==> flow/design.v <==
module convolution_core (
input clk,
input reset,
input [31:0] value0,
input [31:0] value1,
input [31:0] value2,
input [31:0] value3,
input [31:0] value4,
input [31:0] value5,
input [31:0] value6,
input [31:0] value7,
input [31:0] value8,
input caculating_start,
output reg caculating_done,
input res_done,
output reg [31:0] ret
);
	parameter kernel0 = 8'd1;
	parameter kernel1 = 8'd2;
	parameter kernel2 = 8'd3;
	parameter kernel3 = 8'd4;
	parameter kernel4 = 8'd5;
	parameter kernel5 = 8'd6;
	parameter kernel6 = 8'd7;
	parameter kernel7 = 8'd8;
	parameter kernel8 = 8'd9;
	reg [31:0] Add0,Add1,Add2,Add3,Add4,Add5,Add6,Add7,Add8;
	reg [1:0] status;
	reg [31:0] reg_31, reg_32, reg_33;
	always @(posedge clk) begin
		if (reset) begin
			status <= 2'b00;
			ret <= 32'hffffffff;
			caculating_done <= 1'b0;
		end else if (status == 2'b00 && caculating_start) begin
			Add0 <= value0 * kernel0;
			Add1 <= value1 * kernel1;
			Add2 <= value2 * kernel2;
			Add3 <= value3 * kernel3;
			Add4 <= value4 * kernel4;
			Add5 <= value5 * kernel5;
			Add6 <= value6 * kernel6;
			Add7 <= value7 * kernel7;
			Add8 <= value8 * kernel8;
			status <= 1'b01;
		end else if (status == 2'b01 && caculating_start) begin
			reg_31 <= Add0+Add1+Add2;
			reg_32 <= Add3+Add4+Add5;
			reg_33 <= Add6+Add7+Add8;
			status <= 2'b10;
		end else if (status == 2'b10 && caculating_start) begin
			ret <= reg_31 + reg_32 + reg_33;
			status <= 2'b11;  
			caculating_done <= 1'b1;
		end else  if (caculating_start == 1'b0)begin
			caculating_done <= 1'b0;
			status <= 2'b00;
		end
	end 
endmodule
`timescale 1 ps / 1 ps
module chris_slave (
		input  wire [3:0]  avs_s0_address,      
		input  wire        avs_s0_read,         
		output wire [31:0] avs_s0_readdata,     
		input  wire        avs_s0_write,        
		input  wire [31:0] avs_s0_writedata,    
		output wire        avs_s0_waitrequest,  
		input  wire        clock_clk,           
		input  wire        reset_reset,         
		output wire        LEDR                 
	);
	reg [31:0] reg_out;
	assign avs_s0_readdata = reg_out;
   reg			Reg_Status_Read;
   reg			Reg_Status_Write;
	reg 			reg_write_done;
	reg 			reg_read_done;
   reg [31:0] 		reg_value[8:0];
	reg 				led_out;
	reg [31:0] reg_res;
   assign avs_s0_waitrequest = Reg_Status_Read&Reg_Status_Write;
	assign LEDR = led_out;
	reg reg_module_caculation_end;
	reg reg_modue_caculating_start;
	reg reg_module_end;
	reg reg_module_start;
   convolution_core instance_convolution(.clk(clock_clk),
	.reset(reset_reset),
	.value0(reg_value[0]),
	.value1(reg_value[1]),
	.value2(reg_value[2]),
	.value3(reg_value[3]),
	.value4(reg_value[4]),
	.value5(reg_value[5]),
	.value6(reg_value[6]),
	.value7(reg_value[7]),
	.value8(reg_value[8]),
	.caculating_start(reg_modue_caculating_start),
	.caculating_done(reg_module_caculation_end),
	.res_done(reg_module_end),
	.ret(reg_res)
	);
	 reg [3:0] reg_current_status, reg_next_status;
	 parameter IDLE = 4'b0001;
    parameter CALCULATING = 4'b0010;
    parameter WAITTING = 4'b0100;
    parameter FINISH = 4'b1000;
	 always@(posedge clock_clk)
    begin
        if(reset_reset)
            reg_current_status <= IDLE;
        else
            reg_current_status <= reg_next_status;
    end
    always@(reg_current_status or reg_read_done or reg_module_caculation_end or reg_write_done or reset_reset)
    begin
        if(reset_reset)
            reg_next_status = IDLE;
        else
        begin
            case(reg_current_status)
                IDLE:reg_next_status = reg_read_done?CALCULATING:IDLE;
                CALCULATING:reg_next_status = reg_module_caculation_end?WAITTING:CALCULATING;
                WAITTING:reg_next_status = reg_write_done?FINISH:WAITTING;
                FINISH: reg_next_status = IDLE;
                default: reg_next_status = IDLE;
            endcase
        end
    end
	 always@(posedge clock_clk) begin
		if (reset_reset) begin
			led_out <= 1'b0;
			reg_module_start<= 1'b0;
			reg_module_end	<= 1'b0;
			reg_modue_caculating_start <= 1'b0;
		end else begin
		case(reg_current_status)
			IDLE: begin
				reg_module_start<= 1'b0;
				reg_module_end	<= 1'b0;
				reg_modue_caculating_start <= 1'b0;
			end
			CALCULATING: begin
				led_out <= 1'b1;
				reg_module_start <= 1'b1;
				reg_modue_caculating_start <= 1'b1;
			end
			WAITTING:begin
				reg_modue_caculating_start <= 1'b0;
				reg_module_end <= 1'b1;
			end
			FINISH:begin
				reg_module_start <= 1'b0;
				reg_module_end	<= 1'b0;
				reg_modue_caculating_start <= 1'b0;
				led_out <= 1'b0;
			end
			default:begin
			end
		endcase
	 end 
	 end
	always @(posedge clock_clk)
	  if (reset_reset) begin
			Reg_Status_Write <= 1'b1;
			reg_read_done <= 1'b0;
			reg_value[0] <= 32'h00000000;
			reg_value[1] <= 32'h00000000;
			reg_value[2] <= 32'h00000000;
			reg_value[3] <= 32'h00000000;
			reg_value[4] <= 32'h00000000;
			reg_value[5] <= 32'h00000000;
			reg_value[6] <= 32'h00000000;
			reg_value[7] <= 32'h00000000;
			reg_value[8] <= 32'h00000000;			
	  end else if (!avs_s0_waitrequest && avs_s0_write) begin
			case (avs_s0_address[3:0])
				4'b0000: reg_value[0] <= avs_s0_writedata;
				4'b0001: reg_value[1] <= avs_s0_writedata;
				4'b0010: reg_value[2] <= avs_s0_writedata;
				4'b0011: reg_value[3] <= avs_s0_writedata;
				4'b0100: reg_value[4] <= avs_s0_writedata;
				4'b0101: reg_value[5] <= avs_s0_writedata;
				4'b0110: reg_value[6] <= avs_s0_writedata;
				4'b0111: reg_value[7] <= avs_s0_writedata;
				4'b1000:begin
					reg_value[8] <= avs_s0_writedata;
					reg_read_done <= 1'b1;  
				end
			endcase		
			Reg_Status_Write <= 1'b1;
	  end else if (avs_s0_waitrequest && avs_s0_write)begin
			Reg_Status_Write <= 1'b0;
	  end else begin
			if(reg_module_end) begin
				reg_read_done <= 1'b0;
			end 
			Reg_Status_Write <= 1'b1;	
	  end
   always @(posedge clock_clk)
	if (reset_reset) begin
		Reg_Status_Read <= 1'b1;	
		reg_write_done <= 1'b0;
		reg_out <= 32'hffffffff;
	end else if (!avs_s0_waitrequest && avs_s0_read) begin
		Reg_Status_Read <= 1'b1;
		reg_write_done <= 1'b1;	
	end else if(avs_s0_waitrequest && avs_s0_read && reg_current_status == WAITTING) begin
		case (avs_s0_address[3:0])
				4'b0000: reg_out <= reg_value[0];
				4'b0001: reg_out <= reg_value[1];
				4'b0010: reg_out <= reg_value[2];
				4'b0011: reg_out <= reg_value[3];
				4'b0100: reg_out <= reg_value[4];
				4'b0101: reg_out <= reg_value[5];
				4'b0110: reg_out <= reg_value[6];
				4'b0111: reg_out <= reg_value[7];
				4'b1000: reg_out <= reg_value[8];
				4'b1001: reg_out <= reg_res;
			default:reg_out <= 32'hffffffff;
		endcase
		Reg_Status_Read <= 1'b0;	
	end else begin
		Reg_Status_Read <= 1'b1;
		if (reg_module_end) begin
			reg_write_done <= 1'b0;
		end
	end
endmodule
=== Step by step through the tools: chris_slave ===
What the tools print for chris_slave, step after step.
Line numbers count from 1 in the design file above.
Cell names lack the library's common part.
The mark -- stands for no value.

* Top: chris_slave
* Clock input: clock_clk
* Standard-cell library: sky130hd
* Library corner: tt_025C_1v80

=== Elaborated design ===
Yosys after proc, flatten, opt, wreduce and memory -nomap, before mapping. Print and check cells are not counted. Equal cells are merged and count once.

* Register bits after elaboration: 743
* Latch bits: 0
* Memory bits (writable): 0
* Bits in read-only memories: 0
* Word width x clocked read ports: 0
* Memories: 0
* Input bits: 40
* Output and inout port bits: 34

* $add $sub $neg: 8
* Multipliers: 5
* Div/mod/pow operators: 0
* Magnitude comparators: 0
* Equal/unequal tests: 21
* Shifts and indexed selects: 0
* Mux-type cells: 22
* Bitwise logic cells: 5
* Reductions and logical operators: 37

{| class="wikitable"
|+ Operator list
! cell !! number
|-
| 32-bit case mux with 10-bit select || 1
|-
| 32-bit adder || 8
|-
| 32-bit by 3-bit multiplier with 32-bit output (second input constant) || 2
|-
| 32-bit by 4-bit multiplier with 32-bit output (second input constant) || 1
|-
| 32-bit by 2-bit multiplier with 31-bit output (second input constant) || 1
|-
| 32-bit by 2-bit multiplier with 32-bit output (second input constant) || 1
|-
| 2-bit AND reduction || 12
|-
| 4-bit by 3-bit equality test with 1-bit output (second input constant) || 5
|-
| 3-bit AND reduction || 4
|-
| 4-bit by 2-bit equality test with 1-bit output (second input constant) || 3
|-
| 4-bit equality test (second input constant) || 3
|-
| 4-bit case mux with 3-bit select || 1
|-
| 1-bit two-way mux || 11
|-
| 2-bit nonzero test || 5
|-
| 1-bit logical AND || 8
|-
| 2-bit OR reduction || 4
|-
| 4-bit by 1-bit equality test with 1-bit output (second input constant) || 2
|-
| 2-bit two-way mux || 4
|-
| 1-bit case mux with 2-bit select || 3
|-
| 1-bit NOT || 4
|-
| 2-bit by 1-bit != test with 1-bit output (second input constant) || 2
|-
| 2-bit != test (second input constant) || 2
|-
| 4-bit by 1-bit != test with 1-bit output (second input constant) || 1
|-
| 4-bit logical NOT || 1
|-
| 4-bit two-way mux || 1
|-
| 3-bit by 1-bit != test with 1-bit output (second input constant) || 1
|-
| 3-bit OR reduction || 1
|-
| 3-bit two-way mux || 1
|}

Other operator kinds: 5; their cells: 5.

=== Longest topological paths ===
Depth = most cells in a row (Yosys ltp): at word level without a register or memory, in the mapped netlist without a sequential cell, where the memories' decode and read muxes count.

* Word-level depth: 5
* ABC_AREA: 0
* Mapped depth: 15
* Depth with buffers taken out: 15

=== Mapped cells and area ===
Yosys stat after the flow's synthesis: flattened, memories mapped to cells. It holds for the ABC_AREA given above (unset counts as 0); a run with the other value may have another netlist.

* Cells in the netlist: 4,175
* Chip area (Yosys): 41,692.5 um^2
* Flip-flops: 744

{| class="wikitable"
|+ Cell types
! type !! number
|-
| edfxtp_1 || 377
|-
| dfxtp_1 || 367
|-
| ha_1 || 325
|-
| fa_1 || 156
|-
| nand2_1 || 776
|-
| a21oi_1 || 520
|-
| xnor2_1 || 171
|-
| a21o_1 || 102
|-
| a22oi_1 || 98
|-
| clkbuf_1 || 191
|-
| nor2_1 || 171
|-
| o21ai_0 || 120
|-
| nand3_1 || 119
|-
| xor2_1 || 66
|-
| inv_1 || 83
|-
| a222oi_1 || 31
|-
| o21bai_1 || 38
|-
| a211oi_1 || 36
|}

Other cell types: 57; their cells: 428.
By module: a second synthesis without flattening, with its own total; a netlist apart from the flattened one above.

* Cells (unflattened synthesis): 4,241
* Area total of the unflattened synthesis: 43,290.3 um^2

Each row is one instance without its submodules.

{| class="wikitable"
|+ By module
! module !! instances !! cells !! area (um^2) !! seq. area (um^2)
|-
| convolution_core || 1 || 2,475 || 29,303.1 || 12,041.5
|-
| chris_slave || 1 || 1,766 || 13,987.2 || 6,626.4
|}

=== Path before layout ===
Path of least setup slack by OpenSTA after synthesis, without wires, with an ideal clock, recovery checks aside; 20% of the period is set as input and as output delay. Where synthesis merged equal registers, the netlist keeps one of their names.

* Kind: in2reg
* From: input reset_reset
* To: register instance_convolution.reg_31[0]
* Clock period: 6,000 ps
* Time at the first pin: 1,200 ps
* Arrival: 8,336 ps
* Data required time: 5,313 ps
* Setup slack: -3,024 ps
* Path delay: 7,823 ps
* Stages: 3
* Synthesis period reached: 9,024 ps

"path delay" is the arrival time less input delay plus setup time.
"stages" counts driving pins, that of a launching flip-flop among them; a cell with two outputs on the path counts twice.
"synthesis period reached" = period - worst setup slack (recovery checks aside). The figure is calculated, with input and output delays left at 20% of the set period.
Between the ends stands the longest chain of elaborated cells between them, by number of cells; it is not shown to be the way that was timed. Of several equally long chains one is given.
A line is the first line of the expression or statement that the cell stems from. Yosys adds cells for indexed reads and writes and turns some case tables into memories.

* Path through: inv_1 -> nand2_1 -> nor3b_1
* Length of the longest elaborated chain: 2
* Elaborated cells between the ends (all ways): 2
* RTL lines with such cells: 0
* Those cells by class: logic: 1; reduce/logical: 1

{| class="wikitable"
|+ RTL lines, path post-synthesis
! item !! RTL line !! source
|-
| start: declaration || 70 || <nowiki>input wire reset_reset,</nowiki>
|-
| 1-bit NOT || -- ||
|-
| 3-bit AND reduction || -- ||
|-
| end: assignment || 47 || <nowiki>reg_31 <= Add0+Add1+Add2;</nowiki>
|-
| end: declaration || 29 || <nowiki>reg [31:0] reg_31, reg_32, reg_33;</nowiki>
|}

=== Worst path after layout ===
Path of least setup slack in the final report of job 1 (OpenROAD, finished layout, wires in). Where an end is a register, its clock arrival counts in the times.
The path's times are printed in steps of 10 ps; the period is the one set.

* Kind: reg2reg
* From: register instance_convolution.Add5[2]
* To: register instance_convolution.reg_32[24]
* Clock period: 3,270 ps
* Time at the first pin: 640 ps
* Arrival: 4,140 ps
* Data required time: 3,680 ps
* Setup slack: -460 ps
* Stages: 17

Between the ends stands the longest chain of elaborated cells between them, by number of cells; it is not shown to be the way that was timed. Of several equally long chains one is given.

* Path through: edfxtp_1 -> fa_1 -> ha_2 -> inv_2 -> fa_2 -> nor2b_2 -> o31a_1 -> nand4_1 -> a31oi_2 -> a311o_1 -> buf_4 -> buf_6 -> a21oi_4 -> nor2b_2 -> a221o_1 -> a21oi_2 -> xnor2_1
* Length of the longest elaborated chain: 1
* Elaborated cells between the ends (all ways): 1
* RTL lines with such cells: 1
* Those cells by class: add/sub: 1

{| class="wikitable"
|+ RTL lines, path post-layout
! item !! RTL line !! source
|-
| start: declaration || 27 || <nowiki>reg [31:0] Add0,Add1,Add2,Add3,Add4,Add5,Add6,Add7,Add8;</nowiki>
|-
| start: assignment || 41 || <nowiki>Add5 <= value5 * kernel5;</nowiki>
|-
| 32-bit adder || 48 || <nowiki>reg_32 <= Add3+Add4+Add5;</nowiki>
|-
| end: assignment || 48 ||
|-
| end: declaration || 29 || <nowiki>reg [31:0] reg_31, reg_32, reg_33;</nowiki>
|}

Memo
Re: implementation data of chris_slave

Measured results for chris_slave: 6 stored runs of the Yosys and OpenROAD flow on sky130hd. The settings differ; the order carries no meaning. The constraints put input and output delay at 20% of the set period each and load the outputs with 0.01 pF.
"total power of the final layout": no workload was simulated; the value follows from the tool's default switching activity.

=== Job 1 ===
{| class="wikitable"
! Setting !! Value
|-
| CAP_MARGIN || 10
|-
| CORE_MARGIN || 7
|-
| CORE_UTILIZATION || 49
|-
| CTS_CLUSTER_DIAMETER || 230
|-
| CTS_CLUSTER_SIZE || 46
|-
| GPL_ROUTABILITY_DRIVEN || 0
|-
| PLACE_DENSITY_LB_ADDON || 0.07
|-
| SLEW_MARGIN || 5
|-
| period_ns || 3.27
|-
! Result !! Value
|-
| Yosys chip area after synthesis || 41,692.5 um^2
|-
| Total die area || 93,449.4 um^2
|-
| Post-route utilization || 58.5%
|-
| Worst setup slack after layout || -459 ps
|-
| Total power of the final layout || 14,314 uW
|}

=== Job 2 ===
{| class="wikitable"
! Setting !! Value
|-
| ABC_AREA || 0
|-
| CAP_MARGIN || 35
|-
| CELL_PAD_IN_SITES_DETAIL_PLACEMENT || 0
|-
| CORE_ASPECT_RATIO || 0.85
|-
| CORE_MARGIN || 5
|-
| CORE_UTILIZATION || 51
|-
| CTS_CLUSTER_DIAMETER || 45
|-
| PLACE_DENSITY_LB_ADDON || 0.07
|-
| SLEW_MARGIN || 15
|-
| TNS_END_PERCENT || 5
|-
| period_ns || 2.7
|-
! Result !! Value
|-
| Yosys chip area after synthesis || 41,692.5 um^2
|-
| Total die area || 87,587.8 um^2
|-
| Post-route utilization || 66.5%
|-
| Worst setup slack after layout || -963 ps
|-
| Total power of the final layout || 26,301 uW
|}

=== Job 3 ===
{| class="wikitable"
! Setting !! Value
|-
| ABC_AREA || 1
|-
| CELL_PAD_IN_SITES_DETAIL_PLACEMENT || 1
|-
| CELL_PAD_IN_SITES_GLOBAL_PLACEMENT || 1
|-
| CORE_MARGIN || 5
|-
| CORE_UTILIZATION || 62
|-
| CTS_CLUSTER_DIAMETER || 190
|-
| CTS_CLUSTER_SIZE || 84
|-
| MAX_ROUTING_LAYER || met5
|-
| MIN_ROUTING_LAYER || met1
|-
| SETUP_SLACK_MARGIN || -0.18
|-
| SLEW_MARGIN || 30
|-
| TNS_END_PERCENT || 35
|-
| period_ns || 2.7
|-
| CAP_MARGIN || 20
|}
No results, routing failed with GRT-0116.

=== Job 4 ===
{| class="wikitable"
! Setting !! Value
|-
| CORE_MARGIN || 7
|-
| CORE_UTILIZATION || 22
|-
| CTS_CLUSTER_DIAMETER || 178
|-
| CTS_CLUSTER_SIZE || 22
|-
| GPL_ROUTABILITY_DRIVEN || 0
|-
| PLACE_DENSITY_LB_ADDON || 0.18
|-
| SLEW_MARGIN || 25
|-
| period_ns || 2.76
|-
| CAP_MARGIN || 20
|-
! Result !! Value
|-
| Yosys chip area after synthesis || 41,692.5 um^2
|-
| Total die area || 201,897.0 um^2
|-
| Post-route utilization || 29.8%
|-
| Worst setup slack after layout || -982 ps
|-
| Total power of the final layout || 18,993 uW
|}

=== Job 5 ===
{| class="wikitable"
! Setting !! Value
|-
| ABC_AREA || 1
|-
| CAP_MARGIN || 0
|-
| CELL_PAD_IN_SITES_DETAIL_PLACEMENT || 2
|-
| CELL_PAD_IN_SITES_GLOBAL_PLACEMENT || 1
|-
| CORE_ASPECT_RATIO || 0.7
|-
| CORE_MARGIN || 5
|-
| CORE_UTILIZATION || 29
|-
| CTS_CLUSTER_DIAMETER || 200
|-
| CTS_CLUSTER_SIZE || 31
|-
| GPL_ROUTABILITY_DRIVEN || 0
|-
| GPL_TIMING_DRIVEN || 1
|-
| HOLD_SLACK_MARGIN || 0.19
|-
| PLACE_DENSITY_LB_ADDON || 0.28
|-
| SETUP_SLACK_MARGIN || 0.0
|-
| SLEW_MARGIN || 10
|-
| TNS_END_PERCENT || 20
|-
| period_ns || 3.18
|-
! Result !! Value
|-
| Yosys chip area after synthesis || 46,180.5 um^2
|-
| Total die area || 167,451.0 um^2
|-
| Post-route utilization || 32.1%
|-
| Worst setup slack after layout || -14 ps
|-
| Total power of the final layout || 15,793 uW
|}

=== Job 6 ===
{| class="wikitable"
! Setting !! Value
|-
| CORE_MARGIN || 10
|-
| CORE_UTILIZATION || 34
|-
| CTS_CLUSTER_DIAMETER || 231
|-
| CTS_CLUSTER_SIZE || 100
|-
| GPL_TIMING_DRIVEN || 1
|-
| MIN_ROUTING_LAYER || met1
|-
| PLACE_DENSITY_LB_ADDON || 0.06
|-
| SETUP_SLACK_MARGIN || 0.03
|-
| TNS_END_PERCENT || 85
|-
| period_ns || 2.44
|-
| CAP_MARGIN || 20
|-
| SLEW_MARGIN || 20
|-
! Result !! Value
|-
| Yosys chip area after synthesis || 41,692.5 um^2
|-
| Total die area || 137,033.0 um^2
|-
| Post-route utilization || 46.0%
|-
| Worst setup slack after layout || -1,277 ps
|-
| Total power of the final layout || 18,538 uW
|}
